==> flow/design.v <==
`timescale 1ns / 1ps
module compff2(ce,clk,x1,img1,x2,img2,y1,img3,y2,img4);
input ce,clk;
input signed [15:0] x1,img1,x2,img2;
output reg signed [15:0] y1,img3,y2,img4;
always @(posedge clk)
begin
y1 <= x1+x2;
img3 <= img1+ img2 ;
y2 <= x1-x2;
img4 <= img1 - img2;
end
endmodule
`timescale 1ns / 1ps
module compff4(ce,clk,xa1,imga1,xa2,imga2,xa3,imga3,xa4,imga4,yb1,imgb1,yb2,imgb2,yb3,imgb3,yb4,imgb4);
input ce,clk;
input signed[15:0] xa1,imga1,xa2,imga2,xa3,imga3,xa4,imga4;
output reg signed [15:0]yb1,imgb1,yb2,imgb2,yb3,imgb3,yb4,imgb4;
wire signed [15:0] yc1,imgc1,yc2,imgc2,yc3,imgc3,yc4,imgc4;
compff2 a0(ce,clk,xa1,imga1,xa3,imga3,yc1,imgc1,yc2,imgc2);
compff2 a1(ce,clk,xa2,imga2,xa4,imga4,yc3,imgc3,yc4,imgc4);
always @(posedge clk)
begin 
yb1 <= yc1 + yc3;
imgb1 <= imgc1 + imgc3;
yb2 <= yc2 + imgc4;
imgb2 <=  imgc2 - yc4 ;
yb3 <= yc1 - yc3;
imgb3 <= imgc1 - imgc3;
yb4 <= yc2 - imgc4;
imgb4 <= imgc2 +  yc4 ;
end
endmodule
`timescale 1ns / 1ps
module compff8(ce,clk,xg1,imgg1,xg2,imgg2,xg3,imgg3,xg4,imgg4,xg5,imgg5,xg6,imgg6,xg7,imgg7,xg8,imgg8,yh1,imgh1,yh2,imgh2,yh3,imgh3,yh4,imgh4,yh5,imgh5,yh6,imgh6,yh7,imgh7,yh8,imgh8);
input ce,clk;
input signed[15:0] xg1,imgg1,xg2,imgg2,xg3,imgg3,xg4,imgg4,xg5,imgg5,xg6,imgg6,xg7,imgg7,xg8,imgg8;
output reg signed[15:0] yh1,imgh1,yh2,imgh2,yh3,imgh3,yh4,imgh4,yh5,imgh5,yh6,imgh6,yh7,imgh7,yh8,imgh8;
wire signed [15:0] ya[7:0],imga[7:0];
compff4 b1(ce,clk,xg1,imgg1,xg3,imgg3,xg5,imgg5,xg7,imgg7,ya[0],imga[0],ya[1],imga[1],ya[2],imga[2],ya[3],imga[3]);
compff4 b2(ce,clk,xg2,imgg2,xg4,imgg4,xg6,imgg6,xg8,imgg8,ya[4],imga[4],ya[5],imga[5],ya[6],imga[6],ya[7],imga[7]);
function signed [15:0] m707;
input signed [15:0] s;
reg signed [31:0] p;
begin
p = s * 32'sd23167 + 32'sd16384;
m707 = p[30:15];
end
endfunction
always @(posedge clk)                
begin
yh1 <= ya[0] + ya[4]  ;
imgh1 <= imga[0] + imga[4] ;
yh2 <= ya[1]+ m707(ya[5] + imga[5]) ;
imgh2 <= imga[1]+ m707(imga[5] - ya[5]) ;
yh3 <= ya[2] + imga[6];
imgh3 <= imga[2] - ya[6];
yh4 <= ya[3] + m707(imga[7] - ya[7]);
imgh4 <= imga[3] - m707(ya[7] + imga[7]);
yh5 <= ya[0] - ya[4];
imgh5 <= imga[0] - imga[4];
yh6 <= ya[1] - m707(ya[5] + imga[5]);
imgh6 <= imga[1] + m707( ya[5] - imga[5]);
yh7 <= ya[2] - imga[6];
imgh7 <= imga[2] + ya[6];
yh8 <= ya[3] + m707(ya[7] - imga[7]);
imgh8 <= imga[3] + m707(ya[7] + imga[7]);
end
endmodule
Tool chain data of compff8
What the tools print for compff8, step after step.
Line numbers count from 1 in the design file above.
Library cell names are shortened.
Not given: -
Design
  design top: compff8
  clock port: clk
  cell library: sky130hd
  library corner: tt_025C_1v80

Word level
Yosys after proc, flatten, opt, wreduce and memory -nomap, before mapping. Enables and synchronous resets that opt folds into registers are not counted as muxes. Print and check cells are not counted. Equal cells are merged and count once.
Cells by class
  add/subtract/negate cells: 60
  multiply operators: 6
Operators by type and width (count)
  16-bit by 16-bit multiplier with 31-bit output with constant B: 6
  16-bit adder: 28
  16-bit subtractor: 26
  31-bit by 16-bit adder with 31-bit output with constant B: 6
Word-level totals
  output and inout bits: 256
  word-level cells: 114
  register bits after elaboration: 768
  input port bits: 258

Logic depth
Yosys ltp: most cells in a row. Word level: on the elaborated netlist, between registers, memories and ports. Mapped: between sequential cells and ports; inverters and the memories' decode and read muxes count.
Depth
  depth after elaboration: 4
  ABC_AREA: 1
  mapped depth: 51
  gate-level depth less buffers: 49

Synthesis result
Source: synth_stat.txt of the flow (Yosys; design flattened, memories mapped). It holds for the ABC_AREA given above (unset counts as 0); a run with the other value may have another netlist.
Totals and module areas in this step are rounded.
Mapped netlist
  synthesis area: 91500 um^2
  sequential area: 14900 um^2
  buffers: 188
  cell count: 11840
  flip-flop cells: 746
Cells by type
  ha_1: count 1529, area in all 1.91E+04 um^2
  dfxtp_1: count 746, area in all 1.49E+04 um^2
  fa_1: count 730, area in all 1.46E+04 um^2
  inv_1: count 2753, area in all 1.03E+04 um^2
  nand2_1: count 1806, area in all 6.78E+03 um^2
  xor2_1: count 764, area in all 6.69E+03 um^2
  a21oi_1: count 866, area in all 4.33E+03 um^2
  nor2_1: count 615, area in all 2.31E+03 um^2
  nand3_1: count 420, area in all 2.1E+03 um^2
  o21ai_0: count 396, area in all 1.98E+03 um^2
  xnor2_1: count 132, area in all 1.16E+03 um^2
  nor3_1: count 149, area in all 745.715 um^2
  o31ai_1: count 74, area in all 555.533 um^2
  nand4_1: count 88, area in all 550.528 um^2
  o21bai_1: count 67, area in all 502.982 um^2
  a21boi_0: count 59, area in all 442.925 um^2
  clkbuf_1: count 118, area in all 442.925 um^2
  a21o_1: count 50, area in all 375.36 um^2
Not listed: further types 36, cells in them 478.

Timing after synthesis
Path of least setup slack by OpenSTA after synthesis, without wires, with an ideal clock, recovery checks aside; 20% of the period is set as input and as output delay. Where synthesis merged equal registers, the netlist keeps one of their names.
Timing path after synthesis
  path type: register to register
  from: register b2.imgb2[13]
  to: register yh6[13]
  period: 12000 ps
  setup slack: 3996 ps
  path delay: 8005 ps
  path buffers: 3
  stages on the path: 43
  data arrival time: 7933 ps
  required time: 11928 ps
  library setup time: 72 ps
  launch time at the first pin: 0 ps
  synthesis period reached: 8004 ps
"path delay" is the arrival time less input delay plus setup time.
"stages on the path": output pins that drive a net of the path, with the launching flip-flop's if there is one; two outputs of one cell count as two.
"synthesis period reached" = period - worst setup slack (recovery checks aside). The figure is calculated, with input and output delays left at 20% of the set period.
Between the ends stands the longest chain of elaborated cells between them, by number of cells; it is not shown to be the way that was timed. Of several equally long chains one is given.
Each line given opens the expression or statement behind the cell; cells for indexed reads and writes are added by Yosys, which also makes memories of some case tables.
On the way, after synthesis
  cells stage by stage: dfxtp_1 > inv_1 > ha_1 > buf_6 > clkinv_1 > nand2_1 > nor3_1 > inv_1 > nor2_1 > nor2_1 > nand3_1 > nand2_2 > inv_1 > ha_1 > or2_2 > ha_1 > xor2_1 > fa_1 > [7 not listed] > clkbuf_1 > nand2_1 > nor2_1 > inv_1 > nor2_1 > and3_1 > nand2_1 > nand3_1 > xnor2_1 > inv_1 > ha_1 > clkbuf_1 > inv_1 > a21o_1 > a31oi_1 > nand3_1 > a31oi_1 > xor2_1
  length of the longest elaborated chain: 4
  elaborated cells between the ends (all ways): 4
  classes of those cells: add/sub (3); mul (1)
Ends and longest elaborated chain, after synthesis
  start: declaration: line 18  | output reg signed [15:0]yb1,imgb1,yb2,imgb2,yb3,imgb3,yb4,imgb4;
  start: assignment: line 27  | imgb2 <=  imgc2 - yc4 ;
  16-bit adder: line 62  | yh6 <= ya[1] - m707(ya[5] + imga[5]);
  16-bit by 16-bit multiplier with 31-bit output: line 46  | p = s * 32'sd23167 + 32'sd16384;
  31-bit by 16-bit adder with 31-bit output: line 46
  16-bit subtractor: line 62
  end: assignment: line 62
  end: declaration: line 38  | output reg signed[15:0] yh1,imgh1,yh2,imgh2,yh3,imgh3,yh4,imgh4,yh5,imgh5,yh6,imgh6,yh7,imgh7,yh8,imgh8;

Worst path after layout
Path of least setup slack in the final report of flow run 1 (OpenROAD, finished layout, wires in). Where an end is a register, its clock arrival counts in the times.
The path's times are printed in steps of 10 ps; the period is the one set.
Timing path post-layout
  path type: register to register
  from: register b2.imgb4[5]
  to: register yh4[15]
  period: 10300 ps
  stages on the path: 38
  launch time at the first pin: 780 ps
  required time: 10990 ps
  setup slack: 460 ps
  data arrival time: 10530 ps
  library setup time: 100 ps
  path buffers: 0
Between the ends stands the longest chain of elaborated cells between them, by number of cells; it is not shown to be the way that was timed. Of several equally long chains one is given.
On the way, post-layout
  cells stage by stage: dfxtp_1 > inv_1 > ha_1 > a21oi_1 > nand2_1 > a21oi_1 > o21ai_0 > xor2_2 > inv_1 > ha_1 > inv_1 > xor2_1 > inv_1 > fa_1 > fa_1 > fa_1 > fa_1 > inv_1 > [2 not listed] > ha_1 > nand2_1 > nor2_1 > inv_1 > nor3_1 > a21o_1 > and2_1 > nor2_1 > nand2_1 > nand2_1 > ha_1 > nand2_1 > o21ai_0 > nand3_1 > nand2_1 > inv_1 > nand2_1 > nand2_1
  length of the longest elaborated chain: 4
  elaborated cells between the ends (all ways): 4
  source lines of those cells: 2
  classes of those cells: add/sub (3); mul (1)
Ends and longest elaborated chain, post-layout
  start: declaration: line 18  | output reg signed [15:0]yb1,imgb1,yb2,imgb2,yb3,imgb3,yb4,imgb4;
  start: assignment: line 31  | imgb4 <= imgc2 +  yc4 ;
  16-bit subtractor: line 58  | yh4 <= ya[3] + m707(imga[7] - ya[7]);
  16-bit by 16-bit multiplier with 31-bit output: line 46  | p = s * 32'sd23167 + 32'sd16384;
  31-bit by 16-bit adder with 31-bit output: line 46
  16-bit adder: line 58
  end: assignment: line 58
  end: declaration: line 38  | output reg signed[15:0] yh1,imgh1,yh2,imgh2,yh3,imgh3,yh4,imgh4,yh5,imgh5,yh6,imgh6,yh7,imgh7,yh8,imgh8;

Appendix: measured runs

Settings and measured results of 2 stored flow runs for module compff8 (sky130hd), not sorted in any way. The constraints put input and output delay at 20% of the set period each and load the outputs with 0.01 pF.
"achieved clock period" = clock period - worst setup slack. The figure is calculated, with input and output delays left at 20% of the set period.
"worst setup path time" means the part of the period allowed to the worst setup path (the constraints hold back 20% at inputs and 20% at outputs) less its slack; where the path has registers, the arrival times of their clocks count too.
"worst setup path time" is known to 10 ps.
Measured values are rounded.

Flow run 1
==> flow/run.sh <==
#!/bin/bash
# the make line also repeats the synthesis and layout settings of config.mk as NAME=value (left out here)
make -C /OpenROAD-flow-scripts/flow DESIGN_CONFIG=/design/flow/config.mk WORK_HOME=/design/flow/orfs CLKGATE_MAP_FILE= finish
==> flow/config.mk <==
export PLATFORM = sky130hd
export DESIGN_NAME = compff8
export DESIGN_NICKNAME = compff8
export VERILOG_FILES = /design/flow/design.v
export SDC_FILE = /design/flow/constraint.sdc
export NUM_CORES = 4
export LEC_CHECK = 0
export ABC_AREA = 1
export CAP_MARGIN = 20
export CELL_PAD_IN_SITES_GLOBAL_PLACEMENT = 2
export CORE_MARGIN = 2
export CORE_UTILIZATION = 40
export CTS_CLUSTER_DIAMETER = 299
export HOLD_SLACK_MARGIN = 0.17
export MAX_ROUTING_LAYER = met4
export MIN_ROUTING_LAYER = met2
export PLACE_DENSITY_LB_ADDON = 0.2
export SLEW_MARGIN = 20
==> flow/constraint.sdc <==
create_clock -name core_clock -period 10.3 [get_ports {clk}]
set_input_delay 2.0600 -clock core_clock [delete_from_list [all_inputs] [get_ports {clk}]]
set_output_delay 2.0600 -clock core_clock [all_outputs]
set_load 0.01 [all_outputs]

==> results of flow run 1 <==
chip area after synthesis (Yosys): 91500 um^2
die area: 233000 um^2
utilization: 45.6%
worst setup slack after layout: 463 ps
achieved clock period: 9837 ps
worst setup path time: 9840 ps
worst setup path kind: register to register

Flow run 2
==> flow/run.sh <==
#!/bin/bash
# the make line also repeats the synthesis and layout settings of config.mk as NAME=value (left out here)
make -C /OpenROAD-flow-scripts/flow DESIGN_CONFIG=/design/flow/config.mk WORK_HOME=/design/flow/orfs CLKGATE_MAP_FILE= finish
==> flow/config.mk <==
export PLATFORM = sky130hd
export DESIGN_NAME = compff8
export DESIGN_NICKNAME = compff8
export VERILOG_FILES = /design/flow/design.v
export SDC_FILE = /design/flow/constraint.sdc
export NUM_CORES = 4
export LEC_CHECK = 0
export ABC_AREA = 1
export CAP_MARGIN = 5
export CELL_PAD_IN_SITES_DETAIL_PLACEMENT = 1
export CELL_PAD_IN_SITES_GLOBAL_PLACEMENT = 1
export CORE_ASPECT_RATIO = 0.6
export CORE_MARGIN = 7
export CORE_UTILIZATION = 40
export CTS_CLUSTER_SIZE = 21
export GPL_ROUTABILITY_DRIVEN = 0
export GPL_TIMING_DRIVEN = 0
export HOLD_SLACK_MARGIN = -0.06
export MAX_ROUTING_LAYER = met5
export PLACE_DENSITY = 0.65
export SLEW_MARGIN = 20
==> flow/constraint.sdc <==
create_clock -name core_clock -period 8.65 [get_ports {clk}]
set_input_delay 1.7300 -clock core_clock [delete_from_list [all_inputs] [get_ports {clk}]]
set_output_delay 1.7300 -clock core_clock [all_outputs]
set_load 0.01 [all_outputs]

==> results of flow run 2 <==
chip area after synthesis (Yosys): 91500 um^2
die area: 243000 um^2
utilization: 47.7%
worst setup slack after layout: 221 ps
achieved clock period: 8429 ps
worst setup path time: 8430 ps
worst setup path kind: register to register
